==> flow/design.v <==
`timescale 1ns / 1ns
module hexDecoder(input [3:0]binIn, output [6:0]HEX);
	wire [0:3]c = binIn;
	assign HEX[0] = ((~c[0] & ~c[1] & ~c[2] & c[3]) | (~c[0] & c[1] & ~c[2] & ~c[3]) | (c[0] & ~c[1] & c[2] & c[3]) | (c[0] & c[1] & ~c[2] & c[3]));
	assign HEX[1] = ((~c[0] & c[1] & ~c[2] & c[3]) | (~c[0] & c[1] & c[2] & ~c[3]) | (c[0] & ~c[1] & c[2] & c[3]) | (c[0] & c[1] & ~c[2] & ~c[3])| (c[0] & c[1] & c[2] & ~c[3]) | (c[0] & c[1] & c[2] & c[3]));
	assign HEX[2] = ((~c[0] & ~c[1] & c[2] & ~c[3]) | (c[0] & c[1] & ~c[2] & ~c[3]) | (c[0] & c[1] & c[2] & ~c[3]) | (c[0] & c[1] & c[2] & c[3]));
	assign HEX[3] = ((~c[0] & ~c[1] & ~c[2] & c[3]) | (~c[0] & c[1] & ~c[2] & ~c[3]) | (~c[0] & c[1] & c[2] & c[3]) | (c[0] & ~c[1] & ~c[2] & c[3])| (c[0] & ~c[1] & c[2] & ~c[3]) | (c[0] & c[1] & c[2] & c[3]));
	assign HEX[4] = ((~c[0] & ~c[1] & ~c[2] & c[3]) | (~c[0] & ~c[1] & c[2] & c[3]) | (~c[0] & c[1] & ~c[2] & ~c[3]) | (~c[0] & c[1] & ~c[2] & c[3])| (~c[0] & c[1] & c[2] & c[3]) | (c[0] & ~c[1] & ~c[2] & c[3]));
	assign HEX[5] = ((~c[0] & ~c[1] & ~c[2] & c[3]) | (~c[0] & ~c[1] & c[2] & ~c[3]) | (~c[0] & ~c[1] & c[2] & c[3]) | (~c[0] & c[1] & c[2] & c[3])| (c[0] & c[1] & ~c[2] & c[3]));
	assign HEX[6] = ((~c[0] & ~c[1] & ~c[2] & ~c[3]) | (~c[0] & ~c[1] & ~c[2] & c[3]) | (~c[0] & c[1] & c[2] & c[3]) | (c[0] & c[1] & ~c[2] & ~c[3]));
endmodule
module binaryToBCD(
    binaryIn,
	Millions,
	HundredThousands,
	TenThousands,
	Thousands,
	Hundreds,
	Tens,
	Ones
    );
    input [39:0] binaryIn;
    output reg[3:0] Ones;
	output reg[3:0] Tens;
	output reg[3:0] Hundreds;
	output reg[3:0] Thousands;
	output reg[3:0] TenThousands;
	output reg[3:0] HundredThousands;
	output reg[3:0] Millions;
    integer i;   
     always @(binaryIn)
        begin
			Millions= 4'd0;
			HundredThousands= 4'd0;
			TenThousands= 4'd0;
			Thousands= 4'd0;
			Hundreds= 4'd0;
			Tens= 4'd0;
			Ones= 4'd0;
            for (i = 21; i >=0; i = i-1)  
            begin
				if(Millions>=5)
					Millions = Millions +3;
				if(HundredThousands>=5)
					HundredThousands = HundredThousands +3;
				if(TenThousands>=5)
					TenThousands = TenThousands +3;
				if(Thousands>=5)
					Thousands = Thousands +3;
				if(Hundreds>=5)
					Hundreds = Hundreds +3;
				if(Tens>=5)
					Tens = Tens +3;
				if(Ones>=5)
					Ones = Ones +3;
				Millions = Millions<<1;
				Millions[0] = HundredThousands[3];
				HundredThousands = HundredThousands<<1;
				HundredThousands[0] = TenThousands[3];
				TenThousands = TenThousands<<1;
				TenThousands[0] = Thousands[3];
				Thousands = Thousands<<1;
				Thousands[0] = Hundreds[3];
				Hundreds = Hundreds<<1;
				Hundreds[0] = Tens[3];
				Tens = Tens<<1;
				Tens[0] = Ones[3];
				Ones = Ones<<1;
				Ones[0] = binaryIn[i];
            end
        end     
endmodule
`timescale 1ns / 1ns
module prevData(clock, reset, received_data_en, received_data, prev_data);
	input clock, reset, received_data_en;
	input [7:0]received_data;
	output reg [7:0] prev_data;
	reg [7:0] current_data;
	always@(posedge clock)begin
		if(reset)begin
			prev_data <= 0;
			current_data <= 0;
		end
		else if(received_data_en)begin
			prev_data <= current_data;
			current_data <= received_data;
		end
		else
			prev_data <= 0;
	end
endmodule
`timescale 1ns / 1ns
module logicController(clock, reset, received_data, received_data_en, click, buy, one, two, three, four, five, six, seven, eight, selection, upgradeClick);
	input clock, reset, received_data_en;
	input [7:0]received_data;
	output reg click, buy, one, two, three, four, five, six, seven, eight, selection, upgradeClick;
	localparam IDLE = 0, CLICK = 1, BUY = 2, ONE = 3, TWO = 4, THREE = 5, FOUR = 6, FIVE = 7, SIX = 8, SEVEN = 9, EIGHT = 10, UPGRADECLICK = 11;
	reg [4:0] currentState;
	reg [4:0] nextState;
	always@(*)begin
		case(currentState)
			IDLE:	begin
						if(received_data_en)begin
							if(received_data == 'h29)
								nextState = CLICK;
							else if(received_data == 'h5A)
								nextState = BUY;
							else if(received_data == 'h16)
								nextState = ONE;
							else if(received_data == 'h1E)
								nextState = TWO;
							else if(received_data == 'h26)
								nextState = THREE;
							else if(received_data == 'h25)
								nextState = FOUR;
							else if(received_data == 'h2E)
								nextState = FIVE;
							else if(received_data == 'h36)
								nextState = SIX;
							else if(received_data == 'h3D)
								nextState = SEVEN;
							else if(received_data == 'h3E)
								nextState = EIGHT;
							else if(received_data == 'h21)
								nextState = UPGRADECLICK;
							else
								nextState = IDLE;
						end
						else
							nextState = IDLE;
					end		
			CLICK: nextState = IDLE;
			BUY: nextState = IDLE;
			ONE: nextState = IDLE;
			TWO: nextState = IDLE;
			THREE: nextState = IDLE;
			FOUR: nextState = IDLE;
			FIVE: nextState = IDLE;
			SIX: nextState = IDLE;
			SEVEN: nextState = IDLE;
			EIGHT: nextState = IDLE;
			UPGRADECLICK: nextState = IDLE;
			default: nextState = IDLE;
		endcase
	end
	always@(*)begin
		click = 0;
		buy = 0; 
		one = 0; 
		two = 0; 
		three = 0; 
		four = 0; 
		five = 0; 
		six = 0; 
		seven = 0; 
		eight = 0;
		selection = 0;
		upgradeClick = 0;
		case(currentState)
			CLICK: click = 1;
			BUY: buy = 1;
			ONE:	begin
						one = 1;
						selection = 1;
					end
			TWO:	begin
						two = 1;
						selection = 1;
					end
			THREE:begin
						three = 1;
						selection = 1;
					end
			FOUR:	begin
						four = 1;
						selection = 1;
					end
			FIVE: begin
						five = 1;
						selection = 1;
					end
			SIX:	begin
						six = 1;
						selection = 1;
					end
			SEVEN:begin 
						seven = 1;
						selection = 1;
					end
			EIGHT:begin 
						eight = 1;
						selection = 1;
					end
			UPGRADECLICK: upgradeClick = 1;
			default: begin
				click = 0;
				buy = 0; 
				one = 0; 
				two = 0; 
				three = 0; 
				four = 0; 
				five = 0; 
				six = 0; 
				seven = 0; 
				eight = 0;
				selection = 0;
				upgradeClick = 0;
			end
		endcase
	end
	always@(posedge clock)begin
		if(reset)
			currentState <= IDLE;
		else
			currentState <= nextState;
	end
endmodule
`timescale 1ns / 1ns
module logicDatapath(clock, reset, pulse, money, prev_data, selectedAsset, click, buy, upgradeClick, one, two, three, four, five, six, seven, eight);
	input clock, reset, pulse, click, buy, upgradeClick, one, two, three, four, five, six, seven, eight;
	input[7:0] prev_data;
	output reg [39:0] money;
	localparam ONE = 0, TWO = 1, THREE = 2, FOUR = 3, FIVE = 4, SIX = 5, SEVEN = 6, EIGHT = 7, BREAK = 'hF0;
	output reg [7:0] selectedAsset;
	reg[29:0] rate; 
	reg[29:0] clickRate;
	reg[29:0] clickRateCost;
	reg[23:0] assetCost[7:0];
	reg[23:0] assetRates[7:0];
	wire enoughMoney = (money>= assetCost[selectedAsset]);
	wire enoughMoneyClick = (money >= clickRateCost);
	always@(*)begin
			assetCost[ONE] = 10;
			assetCost[TWO] = 40;
			assetCost[THREE] = 250;
			assetCost[FOUR] = 2000;
			assetCost[FIVE] = 10000;
			assetCost[SIX] = 100000;
			assetCost[SEVEN] = 1000000;
			assetCost[EIGHT] = 10000000;
			assetRates[ONE] = 1;
			assetRates[TWO] = 5;
			assetRates[THREE] = 15;
			assetRates[FOUR] = 60;
			assetRates[FIVE] = 800;
			assetRates[SIX] = 10000;
			assetRates[SEVEN] = 50000;
			assetRates[EIGHT] = 500000;
	end
	always@(posedge clock)begin
		if(reset)
			selectedAsset <= ONE;
		else if(prev_data == BREAK)
			selectedAsset <= selectedAsset;
		else if(one)
			selectedAsset <= ONE;
		else if(two)
			selectedAsset <= TWO;
		else if(three)
			selectedAsset <= THREE;
		else if(four)
			selectedAsset <= FOUR;
		else if(five)
			selectedAsset <= FIVE;
		else if(six)
			selectedAsset <= SIX;
		else if(seven)
			selectedAsset <= SEVEN;
		else if(eight)
			selectedAsset <= EIGHT;
		else 
			selectedAsset <= selectedAsset;
	end
	always@(posedge clock)begin
		if(reset)
			money <= 10;
		else if(prev_data == BREAK)
			money <= money;
		else if(click)
			money <= money + clickRate;
		else if(buy && enoughMoney)
			money <= money - assetCost[selectedAsset];
		else if(upgradeClick && enoughMoneyClick)
			money <= money - clickRateCost;
		else if(pulse)
			money <= money + rate;
		else
			money <= money;
	end
	always@(posedge clock)begin
		if(reset)
			rate <= 0;
		else if(prev_data == BREAK)
			rate <= rate;
		else if(buy && enoughMoney)
			rate <= rate + assetRates[selectedAsset];
		else
			rate <= rate;
	end
	always@(posedge clock)begin
		if(reset)begin
			clickRate <= 1;
			clickRateCost <= 10;
		end
		else if(prev_data == BREAK)begin
			clickRate <= clickRate;
			clickRateCost <= clickRateCost;
		end
		else if(upgradeClick && enoughMoneyClick)begin
			clickRate <= clickRate * 2;
			clickRateCost <= clickRateCost * 2;
		end
		else begin 
			clickRate <= clickRate;
			clickRateCost <= clickRateCost;
		end
	end
endmodule
`timescale 1ns / 1ns
module money_clicker(clk, rst, key_data, key_valid, tick, money, asset, HEX0, HEX1, HEX2, HEX3, HEX4, HEX5);
	input clk;
	input rst;
	input [7:0] key_data;
	input key_valid;
	input tick;
	output [39:0] money;
	output [7:0] asset;
	output [6:0] HEX0, HEX1, HEX2, HEX3, HEX4, HEX5;
	wire [3:0] Millions;
	wire [3:0] HundredThousands;
	wire [3:0] TenThousands;
	wire [3:0] Thousands;
	wire [3:0] Hundreds;
	wire [3:0] Tens;
	wire [3:0] Ones;
	wire click, buy, upgradeClick, one, two, three, four, five, six, seven, eight;
	wire [7:0] prev_data;
	wire selection;
	binaryToBCD convert (money[39:0], Millions[3:0], HundredThousands[3:0], TenThousands[3:0], Thousands[3:0], Hundreds[3:0], Tens[3:0], Ones[3:0]);
	hexDecoder H0(Ones[3:0], HEX0);
	hexDecoder H1(Tens[3:0], HEX1);
	hexDecoder H2(Hundreds[3:0], HEX2);
	hexDecoder H3(Thousands[3:0], HEX3);
	hexDecoder H4(TenThousands[3:0], HEX4);
	hexDecoder H5(HundredThousands[3:0], HEX5);
	prevData prev(clk, rst, key_valid, key_data, prev_data);
	logicController control(clk, rst, key_data, key_valid, click, buy, one, two, three, four, five, six, seven, eight, selection, upgradeClick);
	logicDatapath datapath(clk, rst, tick, money, prev_data, asset, click, buy, upgradeClick, one, two, three, four, five, six, seven, eight);
endmodule
# [From RTL to reports: money_clicker]
# Module money_clicker before and after one edit of its RTL, step after step.
# Lines under "before" count in the file above, lines under "after" in the edited file.
# "diff": "after" minus "before" as printed here.
# Library cell names are shortened.
# The mark -- stands for no value.
[design] top_module="money_clicker" clock="clk" library="sky130hd" corner="tt_025C_1v80"

# [The edit]
# The edit as a unified diff against the file above.
# The edited RTL no longer does the same as the RTL above: the edit was made by script, with no optimisation intended.
# begin of diff
@@ -318,5 +318,5 @@
 endmodule
 `timescale 1ns / 1ns
-module money_clicker(clk, rst, key_data, key_valid, tick, money, asset, HEX0, HEX1, HEX2, HEX3, HEX4, HEX5);
+module money_clicker(clk, rst, key_data, key_valid, tick, money, asset, HEX0, HEX1, HEX2_pad, HEX3, HEX4, HEX5);
 	input clk;
 	input rst;
@@ -326,5 +326,9 @@
 	output [39:0] money;
 	output [7:0] asset;
-	output [6:0] HEX0, HEX1, HEX2, HEX3, HEX4, HEX5;
+	output [6:0] HEX0, HEX1, HEX2_pad, HEX3, HEX4, HEX5;
+	wire [6:0] HEX2;
+	reg [6:0] HEX2_p1;
+	always @(posedge clk) HEX2_p1 <= HEX2;
+	assign HEX2_pad = HEX2_p1;
 	wire [3:0] Millions;
 	wire [3:0] HundredThousands;
# end of diff

# [Word level]
# Yosys after proc, flatten, opt, wreduce and memory -nomap, before mapping. Print and check cells are not counted.
# Yosys's memory passes give these memory sizes; they may raise the number of words (mostly to a power of two), join words into wider ones and drop unused or constant bits.
[word_totals] item="in_bits" before=12 after=12 diff=0
[word_totals] item="ff_bits" before=158 after=165 diff=7
[word_totals] item="mem_count" before=1 after=1 diff=0
[word_totals] item="rom_bits" before=192 after=192 diff=0
[classes] item="add_sub_neg" before=116 after=116 diff=0
[classes] item="compare" before=113 after=113 diff=0
[classes] item="n_reduce_logical" before=16 after=16 diff=0
[classes] item="mux" before=144 after=144 diff=0
[classes] item="equal" before=19 after=19 diff=0
[classes] item="n_logic" before=351 after=351 diff=0
[mem_list] item="mem_shapes" before="16x12 r1 w0" after="16x12 r1 w0"
# Unchanged operator kinds not shown: 44.

# [Longest topological paths]
# Longest topological path by Yosys (ltp), each cell counted once; first at word level (registers and memories cut), then after technology mapping (sequential cells cut; the memories' decode and read muxes count).
[depth] item="word_depth" before=51 after=51 diff=0
[depth] item="abc_area" before="0" after="0"
[depth] item="mapped_depth" before=97 after=100 diff=3
[depth] item="depth_no_buf" before=92 after=96 diff=4

# [Synthesis result]
# Yosys stat after the flow's synthesis: flattened, memories mapped to cells. It holds for the ABC_AREA given above (unset counts as 0); a run with the other value may have another netlist.
[synth_totals] item="cell_count" before=3572 after=3637 diff=65
[synth_totals] item="flip_flops" before=150 after=157 diff=7
[synth_totals] item="seqArea_um2" before=3002.9 after=3143.0 diff=140.1
[synth_totals] item="n_buf" before=164 after=187 diff=23
[synth_totals] item="synth_area_um2" before=24573.6 after=25358.1 diff=784.5
[types] cell="a211oi_1" before=90 after=40 diff=-50
[types] cell="nor2_1" before=355 after=307 diff=-48
[types] cell="nand3_1" before=89 after=122 diff=33
[types] cell="o211ai_1" before=45 after=71 diff=26
[types] cell="clkbuf_1" before=125 after=148 diff=23
[types] cell="a21o_1" before=54 after=73 diff=19
[types] cell="a21boi_0" before=45 after=26 diff=-19
[types] cell="a21oi_1" before=313 after=330 diff=17
[types] cell="mux2i_1" before=59 after=75 diff=16
[types] cell="o21a_1" before=41 after=28 diff=-13
[types] cell="inv_1" before=221 after=209 diff=-12
[types] cell="xnor2_1" before=82 after=94 diff=12
[types] cell="mux2_2" before=20 after=32 diff=12
[types] cell="a31o_2" before=4 after=16 diff=12
[types] cell="buf_2" before=16 after=26 diff=10
[types] cell="xor2_1" before=44 after=35 diff=-9
[types] cell="nand4_1" before=26 after=35 diff=9
[types] cell="o31a_1" before=7 after=16 diff=9
# Unchanged cell types not shown: 20.
# The list need not be complete.
# By module: a second synthesis without flattening, with its own total; a netlist apart from the flattened one above.
[hier_totals] item="hier_cells" before=3554 after=3561 diff=7
[hier_totals] item="hier_area_um2" before=25171.6 after=25311.8 diff=140.2
# Rows give one instance, submodules left out.
[by_module_before] module="logicDatapath" seq_area_um2=2602.5 instances=1 cells=1845 area_um2=13092.6
[by_module_before] module="binaryToBCD" seq_area_um2=0.0 instances=1 cells=1423 area_um2=9795.6
[by_module_before] module="hexDecoder" seq_area_um2=0.0 instances=6 cells=30 area_um2=220.2
[by_module_before] module="prevData" seq_area_um2=320.3 instances=1 cells=43 area_um2=510.5
[by_module_before] module="logicController" seq_area_um2=80.1 instances=1 cells=63 area_um2=451.7
[by_module_before] module="money_clicker" seq_area_um2=0.0 instances=1 cells=0 area_um2=0.0
[by_module_after] module="logicDatapath" seq_area_um2=2602.5 instances=1 cells=1845 area_um2=13092.6
[by_module_after] module="binaryToBCD" seq_area_um2=0.0 instances=1 cells=1423 area_um2=9795.6
[by_module_after] module="hexDecoder" seq_area_um2=0.0 instances=6 cells=30 area_um2=220.2
[by_module_after] module="prevData" seq_area_um2=320.3 instances=1 cells=43 area_um2=510.5
[by_module_after] module="logicController" seq_area_um2=80.1 instances=1 cells=63 area_um2=451.7
[by_module_after] module="money_clicker" seq_area_um2=140.1 instances=1 cells=7 area_um2=140.1

# [Path before layout]
# Source: OpenSTA report_checks on the synthesized netlist (no wires, ideal clock, input and output delay 20% of the period each), path of least setup slack; recovery checks are left aside. Register names are those of the netlist, which keeps one name where synthesis merged equal registers.
[synth_path] item="path_kind" before="reg2out" after="reg2out"
[synth_path] item="start" before="register datapath.money[19]" after="register datapath.money[19]"
[synth_path] item="end" before="output port HEX4[0]" after="output port HEX5[2]"
[synth_path] item="path_delay_ns" before=17.222 after=18.862 diff=1.640
[synth_path] item="output_delay_ns" before=5.000 after=5.000 diff=0.000
[synth_path] item="period_ns" before=25.0 after=25.0 diff=0.0
[synth_path] item="arrival_ns" before=17.222 after=18.862 diff=1.640
[synth_path] item="t_first_pin_ns" before=0.000 after=0.000 diff=0.000
[synth_path] item="t_required_ns" before=20.000 after=20.000 diff=0.000
[synth_path] item="setup_slack_ns" before=2.778 after=1.138 diff=-1.640
[synth_path] item="path_stages" before=97 after=96 diff=-1
[synth_path] item="period_less_setup_slack_ns" before=22.222 after=23.862 diff=1.640
# "path_delay_ns" = arrival - input delay + setup time.
# A path that ends at an output port has no setup time.
# "path_stages" counts driving pins, that of a launching flip-flop among them; a cell with two outputs on the path counts twice.
# "period_less_setup_slack_ns" = period - worst setup slack (recovery checks aside). The figure is calculated, with input and output delays left at 20% of the set period.
# The rows between start and end are the longest chain of elaborated cells between them; the timing report does not say that the signal goes this way. Where chains are equally long, one stands for them.
# Each line given opens the expression or statement behind the cell; cells for indexed reads and writes are added by Yosys, which also makes memories of some case tables.
# At most two assigning lines are given for a register; there are more.
[synth_via_before] cell_sequence="dfxtp_1 -> buf_2 -> inv_1 -> ha_1 -> inv_1 -> ha_1 -> buf_4 -> a21oi_4 -> xnor2_1 -> ha_1 -> and2b_1 -> a211oi_4 -> o211ai_4 -> ha_1 -> nor2b_1 -> a21oi_1 -> or4_1 -> and2_1 -> (+61 left out) -> o31ai_1 -> o31ai_1 -> a32o_1 -> a2bb2oi_1 -> a211oi_4 -> inv_1 -> ha_1 -> o21a_1 -> o31a_1 -> clkinv_1 -> ha_1 -> nand3_1 -> a21boi_0 -> o22a_1 -> clkbuf_1 -> and2_1 -> nor2_1 -> o211ai_1" elab_chain_len=45 cells_between=256 cone_classes="add/sub: 79; compare: 79; mux: 79; logic: 19"
[synth_lines_before] item="start: declaration" line_no=222 text="output reg [39:0] money;"
[synth_lines_before] item="start: assignment" line_no=278 text="money <= money;"
[synth_lines_before] item="start: assignment" line_no=280 text="money <= money + clickRate;"
[synth_lines_before] item="adder 4 x 2 -> 4 bit" line_no=55 text="Ones = Ones +3;"
[synth_lines_before] item="2-to-1 mux 4 bit" line_no=54 text="if(Ones>=5)"
[synth_lines_before] item="greater-or-equal comparator 4 x 3 -> 1 bit" line_no=54
[synth_lines_before] item="2-to-1 mux 4 bit" line_no=54
[synth_lines_before] item="greater-or-equal comparator 4 x 3 -> 1 bit" line_no=54
[synth_lines_before] item="2-to-1 mux 4 bit" line_no=54
[synth_lines_before] item="greater-or-equal comparator 4 x 3 -> 1 bit" line_no=54
[synth_lines_before] item="(+27 left out)"
[synth_lines_before] item="adder 4 x 2 -> 4 bit" line_no=49 text="Thousands = Thousands +3;"
[synth_lines_before] item="2-to-1 mux 4 bit" line_no=48 text="if(Thousands>=5)"
[synth_lines_before] item="adder 4 x 2 -> 4 bit" line_no=47 text="TenThousands = TenThousands +3;"
[synth_lines_before] item="2-to-1 mux 4 bit" line_no=46 text="if(TenThousands>=5)"
[synth_lines_before] item="NOT 1 bit" line_no=4 text="assign HEX[0] = ((~c[0] & ~c[1] & ~c[2] & c[3]) | (~c[0] & c[1] & ~c[2] & ~c[3]) | (c[0] & ~c[1] & c[2] & c[3] ..."
[synth_lines_before] item="AND 1 bit (3 in a row)" line_no=4
[synth_lines_before] item="OR 1 bit (3 in a row)" line_no=4
[synth_lines_before] item="end: declaration" line_no=328 text="output [6:0] HEX0, HEX1, HEX2, HEX3, HEX4, HEX5;"
[synth_via_after] cell_sequence="dfxtp_1 -> buf_2 -> inv_1 -> ha_1 -> inv_1 -> ha_1 -> a21oi_4 -> xnor2_1 -> inv_2 -> ha_1 -> nor2b_2 -> o21ai_0 -> a21oi_2 -> xnor2_1 -> ha_1 -> nand2b_1 -> buf_2 -> a211oi_1 -> (+60 left out) -> mux2i_1 -> o221ai_1 -> a31oi_2 -> and3_1 -> or2_2 -> inv_1 -> ha_1 -> or3_1 -> a311oi_1 -> mux2i_1 -> inv_1 -> ha_1 -> clkbuf_1 -> nand3_1 -> a311oi_1 -> a211o_1 -> nand2_1 -> o311ai_1" elab_chain_len=45 cells_between=283 cone_classes="add/sub: 89; compare: 89; mux: 89; logic: 16"
[synth_lines_after] item="start: declaration" line_no=222 text="output reg [39:0] money;"
[synth_lines_after] item="start: assignment" line_no=278 text="money <= money;"
[synth_lines_after] item="start: assignment" line_no=280 text="money <= money + clickRate;"
[synth_lines_after] item="adder 4 x 2 -> 4 bit" line_no=55 text="Ones = Ones +3;"
[synth_lines_after] item="2-to-1 mux 4 bit" line_no=54 text="if(Ones>=5)"
[synth_lines_after] item="greater-or-equal comparator 4 x 3 -> 1 bit" line_no=54
[synth_lines_after] item="2-to-1 mux 4 bit" line_no=54
[synth_lines_after] item="greater-or-equal comparator 4 x 3 -> 1 bit" line_no=54
[synth_lines_after] item="2-to-1 mux 4 bit" line_no=54
[synth_lines_after] item="greater-or-equal comparator 4 x 3 -> 1 bit" line_no=54
[synth_lines_after] item="(+27 left out)"
[synth_lines_after] item="adder 4 x 2 -> 4 bit" line_no=47 text="TenThousands = TenThousands +3;"
[synth_lines_after] item="2-to-1 mux 4 bit" line_no=46 text="if(TenThousands>=5)"
[synth_lines_after] item="adder 3 x 2 -> 3 bit" line_no=45 text="HundredThousands = HundredThousands +3;"
[synth_lines_after] item="2-to-1 mux 3 bit" line_no=44 text="if(HundredThousands>=5)"
[synth_lines_after] item="NOT 1 bit" line_no=6 text="assign HEX[2] = ((~c[0] & ~c[1] & c[2] & ~c[3]) | (c[0] & c[1] & ~c[2] & ~c[3]) | (c[0] & c[1] & c[2] & ~c[3]) ..."
[synth_lines_after] item="AND 1 bit (3 in a row)" line_no=6
[synth_lines_after] item="OR 1 bit (3 in a row)" line_no=6
[synth_lines_after] item="end: declaration" line_no=328 text="output [6:0] HEX0, HEX1, HEX2_pad, HEX3, HEX4, HEX5;"

# [Path in the finished layout]
# Path of least setup slack in the final report of the runs of pair 1 (OpenROAD, finished layout, wires in). Where an end is a register, its clock arrival counts in the times.
[layout_path] item="path_kind" before="reg2out" after="reg2out"
[layout_path] item="start" before="register datapath.money[20]" after="register datapath.money[20]"
[layout_path] item="end" before="output port HEX5[4]" after="output port HEX4[0]"
[layout_path] item="setup_slack_ns" before=1.37 after=1.17 diff=-0.20
[layout_path] item="arrival_ns" before=18.63 after=18.83 diff=0.20
[layout_path] item="period_ns" before=25.0 after=25.0 diff=0.0
[layout_path] item="t_required_ns" before=20.00 after=20.00 diff=0.00
[layout_path] item="path_stages" before=90 after=82 diff=-8
[layout_path] item="output_delay_ns" before=5.00 after=5.00 diff=0.00
[layout_path] item="t_first_pin_ns" before=0.45 after=0.45 diff=0.00
# The rows between start and end are the longest chain of elaborated cells between them; the timing report does not say that the signal goes this way. Where chains are equally long, one stands for them.
# At most two assigning lines are given for a register; there are more.
[layout_via_before] cell_sequence="dfxtp_4 -> inv_1 -> ha_1 -> inv_1 -> ha_4 -> a21oi_4 -> xnor2_4 -> ha_1 -> and2b_1 -> a211oi_4 -> o211ai_4 -> ha_1 -> nand2b_1 -> a221o_1 -> or4_1 -> and2_1 -> ha_1 -> a21o_1 -> (+54 left out) -> and2_1 -> inv_1 -> ha_1 -> a221oi_1 -> o31ai_1 -> o31ai_1 -> a32o_1 -> or3_1 -> and2_1 -> ha_1 -> o22a_1 -> o31ai_4 -> ha_1 -> o21ai_1 -> a22o_2 -> or3_1 -> o211ai_1 -> clkdlybuf4s50_1" elab_chain_len=49 cells_between=308 cone_classes="add/sub: 95; compare: 95; mux: 95; logic: 23"
[layout_lines_before] item="start: declaration" line_no=222 text="output reg [39:0] money;"
[layout_lines_before] item="start: assignment" line_no=278 text="money <= money;"
[layout_lines_before] item="start: assignment" line_no=280 text="money <= money + clickRate;"
[layout_lines_before] item="adder 4 x 2 -> 4 bit" line_no=55 text="Ones = Ones +3;"
[layout_lines_before] item="2-to-1 mux 4 bit" line_no=54 text="if(Ones>=5)"
[layout_lines_before] item="greater-or-equal comparator 4 x 3 -> 1 bit" line_no=54
[layout_lines_before] item="2-to-1 mux 4 bit" line_no=54
[layout_lines_before] item="greater-or-equal comparator 4 x 3 -> 1 bit" line_no=54
[layout_lines_before] item="2-to-1 mux 4 bit" line_no=54
[layout_lines_before] item="greater-or-equal comparator 4 x 3 -> 1 bit" line_no=54
[layout_lines_before] item="(+29 left out)"
[layout_lines_before] item="adder 4 x 2 -> 4 bit" line_no=47 text="TenThousands = TenThousands +3;"
[layout_lines_before] item="2-to-1 mux 4 bit" line_no=46 text="if(TenThousands>=5)"
[layout_lines_before] item="adder 3 x 2 -> 3 bit" line_no=45 text="HundredThousands = HundredThousands +3;"
[layout_lines_before] item="2-to-1 mux 3 bit" line_no=44 text="if(HundredThousands>=5)"
[layout_lines_before] item="NOT 1 bit" line_no=8 text="assign HEX[4] = ((~c[0] & ~c[1] & ~c[2] & c[3]) | (~c[0] & ~c[1] & c[2] & c[3]) | (~c[0] & c[1] & ~c[2] & ~c[3 ..."
[layout_lines_before] item="AND 1 bit (3 in a row)" line_no=8
[layout_lines_before] item="OR 1 bit (5 in a row)" line_no=8
[layout_lines_before] item="end: declaration" line_no=328 text="output [6:0] HEX0, HEX1, HEX2, HEX3, HEX4, HEX5;"
[layout_via_after] cell_sequence="dfxtp_1 -> inv_2 -> ha_1 -> inv_1 -> ha_1 -> a21oi_4 -> xnor2_2 -> inv_2 -> ha_2 -> nor2b_4 -> o21ai_2 -> a21oi_4 -> xnor2_4 -> ha_1 -> nand2b_4 -> a2111o_1 -> mux2_4 -> o2111ai_1 -> (+46 left out) -> nor3_1 -> o21bai_2 -> nor2_1 -> or3_4 -> inv_2 -> ha_1 -> inv_1 -> o221ai_1 -> a311oi_1 -> or2_1 -> ha_1 -> inv_1 -> nand3_1 -> nor4_1 -> a211oi_2 -> or4_1 -> o211ai_1 -> clkdlybuf4s50_1" elab_chain_len=47 cells_between=271 cone_classes="add/sub: 84; compare: 84; mux: 84; logic: 19"
[layout_lines_after] item="start: declaration" line_no=222 text="output reg [39:0] money;"
[layout_lines_after] item="start: assignment" line_no=278 text="money <= money;"
[layout_lines_after] item="start: assignment" line_no=280 text="money <= money + clickRate;"
[layout_lines_after] item="adder 4 x 2 -> 4 bit" line_no=55 text="Ones = Ones +3;"
[layout_lines_after] item="2-to-1 mux 4 bit" line_no=54 text="if(Ones>=5)"
[layout_lines_after] item="greater-or-equal comparator 4 x 3 -> 1 bit" line_no=54
[layout_lines_after] item="2-to-1 mux 4 bit" line_no=54
[layout_lines_after] item="greater-or-equal comparator 4 x 3 -> 1 bit" line_no=54
[layout_lines_after] item="2-to-1 mux 4 bit" line_no=54
[layout_lines_after] item="greater-or-equal comparator 4 x 3 -> 1 bit" line_no=54
[layout_lines_after] item="(+29 left out)"
[layout_lines_after] item="adder 4 x 2 -> 4 bit" line_no=49 text="Thousands = Thousands +3;"
[layout_lines_after] item="2-to-1 mux 4 bit" line_no=48 text="if(Thousands>=5)"
[layout_lines_after] item="adder 4 x 2 -> 4 bit" line_no=47 text="TenThousands = TenThousands +3;"
[layout_lines_after] item="2-to-1 mux 4 bit" line_no=46 text="if(TenThousands>=5)"
[layout_lines_after] item="NOT 1 bit" line_no=4 text="assign HEX[0] = ((~c[0] & ~c[1] & ~c[2] & c[3]) | (~c[0] & c[1] & ~c[2] & ~c[3]) | (c[0] & ~c[1] & c[2] & c[3] ..."
[layout_lines_after] item="AND 1 bit (3 in a row)" line_no=4
[layout_lines_after] item="OR 1 bit (3 in a row)" line_no=4
[layout_lines_after] item="end: declaration" line_no=328 text="output [6:0] HEX0, HEX1, HEX2_pad, HEX3, HEX4, HEX5;"

# [Layout results]
# Both versions went through the flow (Yosys, OpenROAD) with the same settings in each pair. Constraints: input delay and output delay 20% of the set period each, output load 0.01 pF.
[flow_settings_pair_1] CORE_UTILIZATION=40 period_ns=25.0 CAP_MARGIN=20 CORE_MARGIN=2 SLEW_MARGIN=20
[results_pair_1] item="final_util_frac" before=0.445 after=0.455 diff=0.010
[results_pair_1] item="total_negative_slack_ns" before=0.000 after=0.000 diff=0.000
[results_pair_1] item="synthesis_area_um2" before=24573.6 after=25358.1 diff=784.5
[results_pair_1] item="achieved_clock_period_ns" before=23.626 after=23.832 diff=0.206
[results_pair_1] item="stdcell_area_um2" before=26973.4 after=28588.7 diff=1615.3
[results_pair_1] item="setup_ws_ns" before=1.374 after=1.168 diff=-0.206
[results_pair_1] item="total_die_area_um2" before=63433.5 after=65426.0 diff=1992.5
[results_pair_1] item="timing.hold.ws_ns" before=0.459 after=0.453 diff=-0.006
[flow_settings_pair_2] ABC_AREA=1 CAP_MARGIN=10 CELL_PAD_IN_SITES_DETAIL_PLACEMENT=2 CELL_PAD_IN_SITES_GLOBAL_PLACEMENT=0 CORE_MARGIN=7 CORE_UTILIZATION=34 GPL_ROUTABILITY_DRIVEN=0 SETUP_SLACK_MARGIN=0.19 period_ns=31.9 SLEW_MARGIN=20
[results_pair_2] item="final_util_frac" before=0.384 after=0.386 diff=0.002
[results_pair_2] item="total_negative_slack_ns" before=0.000 after=0.000 diff=0.000
[results_pair_2] item="synthesis_area_um2" before=20793.7 after=20546.0 diff=-247.7
[results_pair_2] item="achieved_clock_period_ns" before=25.148 after=25.603 diff=0.455
[results_pair_2] item="stdcell_area_um2" before=23207.3 after=22935.7 diff=-271.6
[results_pair_2] item="setup_ws_ns" before=6.752 after=6.297 diff=-0.455
[results_pair_2] item="total_die_area_um2" before=68277.7 after=67509.0 diff=-768.7
[results_pair_2] item="timing.hold.ws_ns" before=0.468 after=0.472 diff=0.004
# "achieved_clock_period_ns": clock period set for the run, less the worst setup slack. It is reckoned from that one timing run; input and output delays stay at 20% of the period that was set.
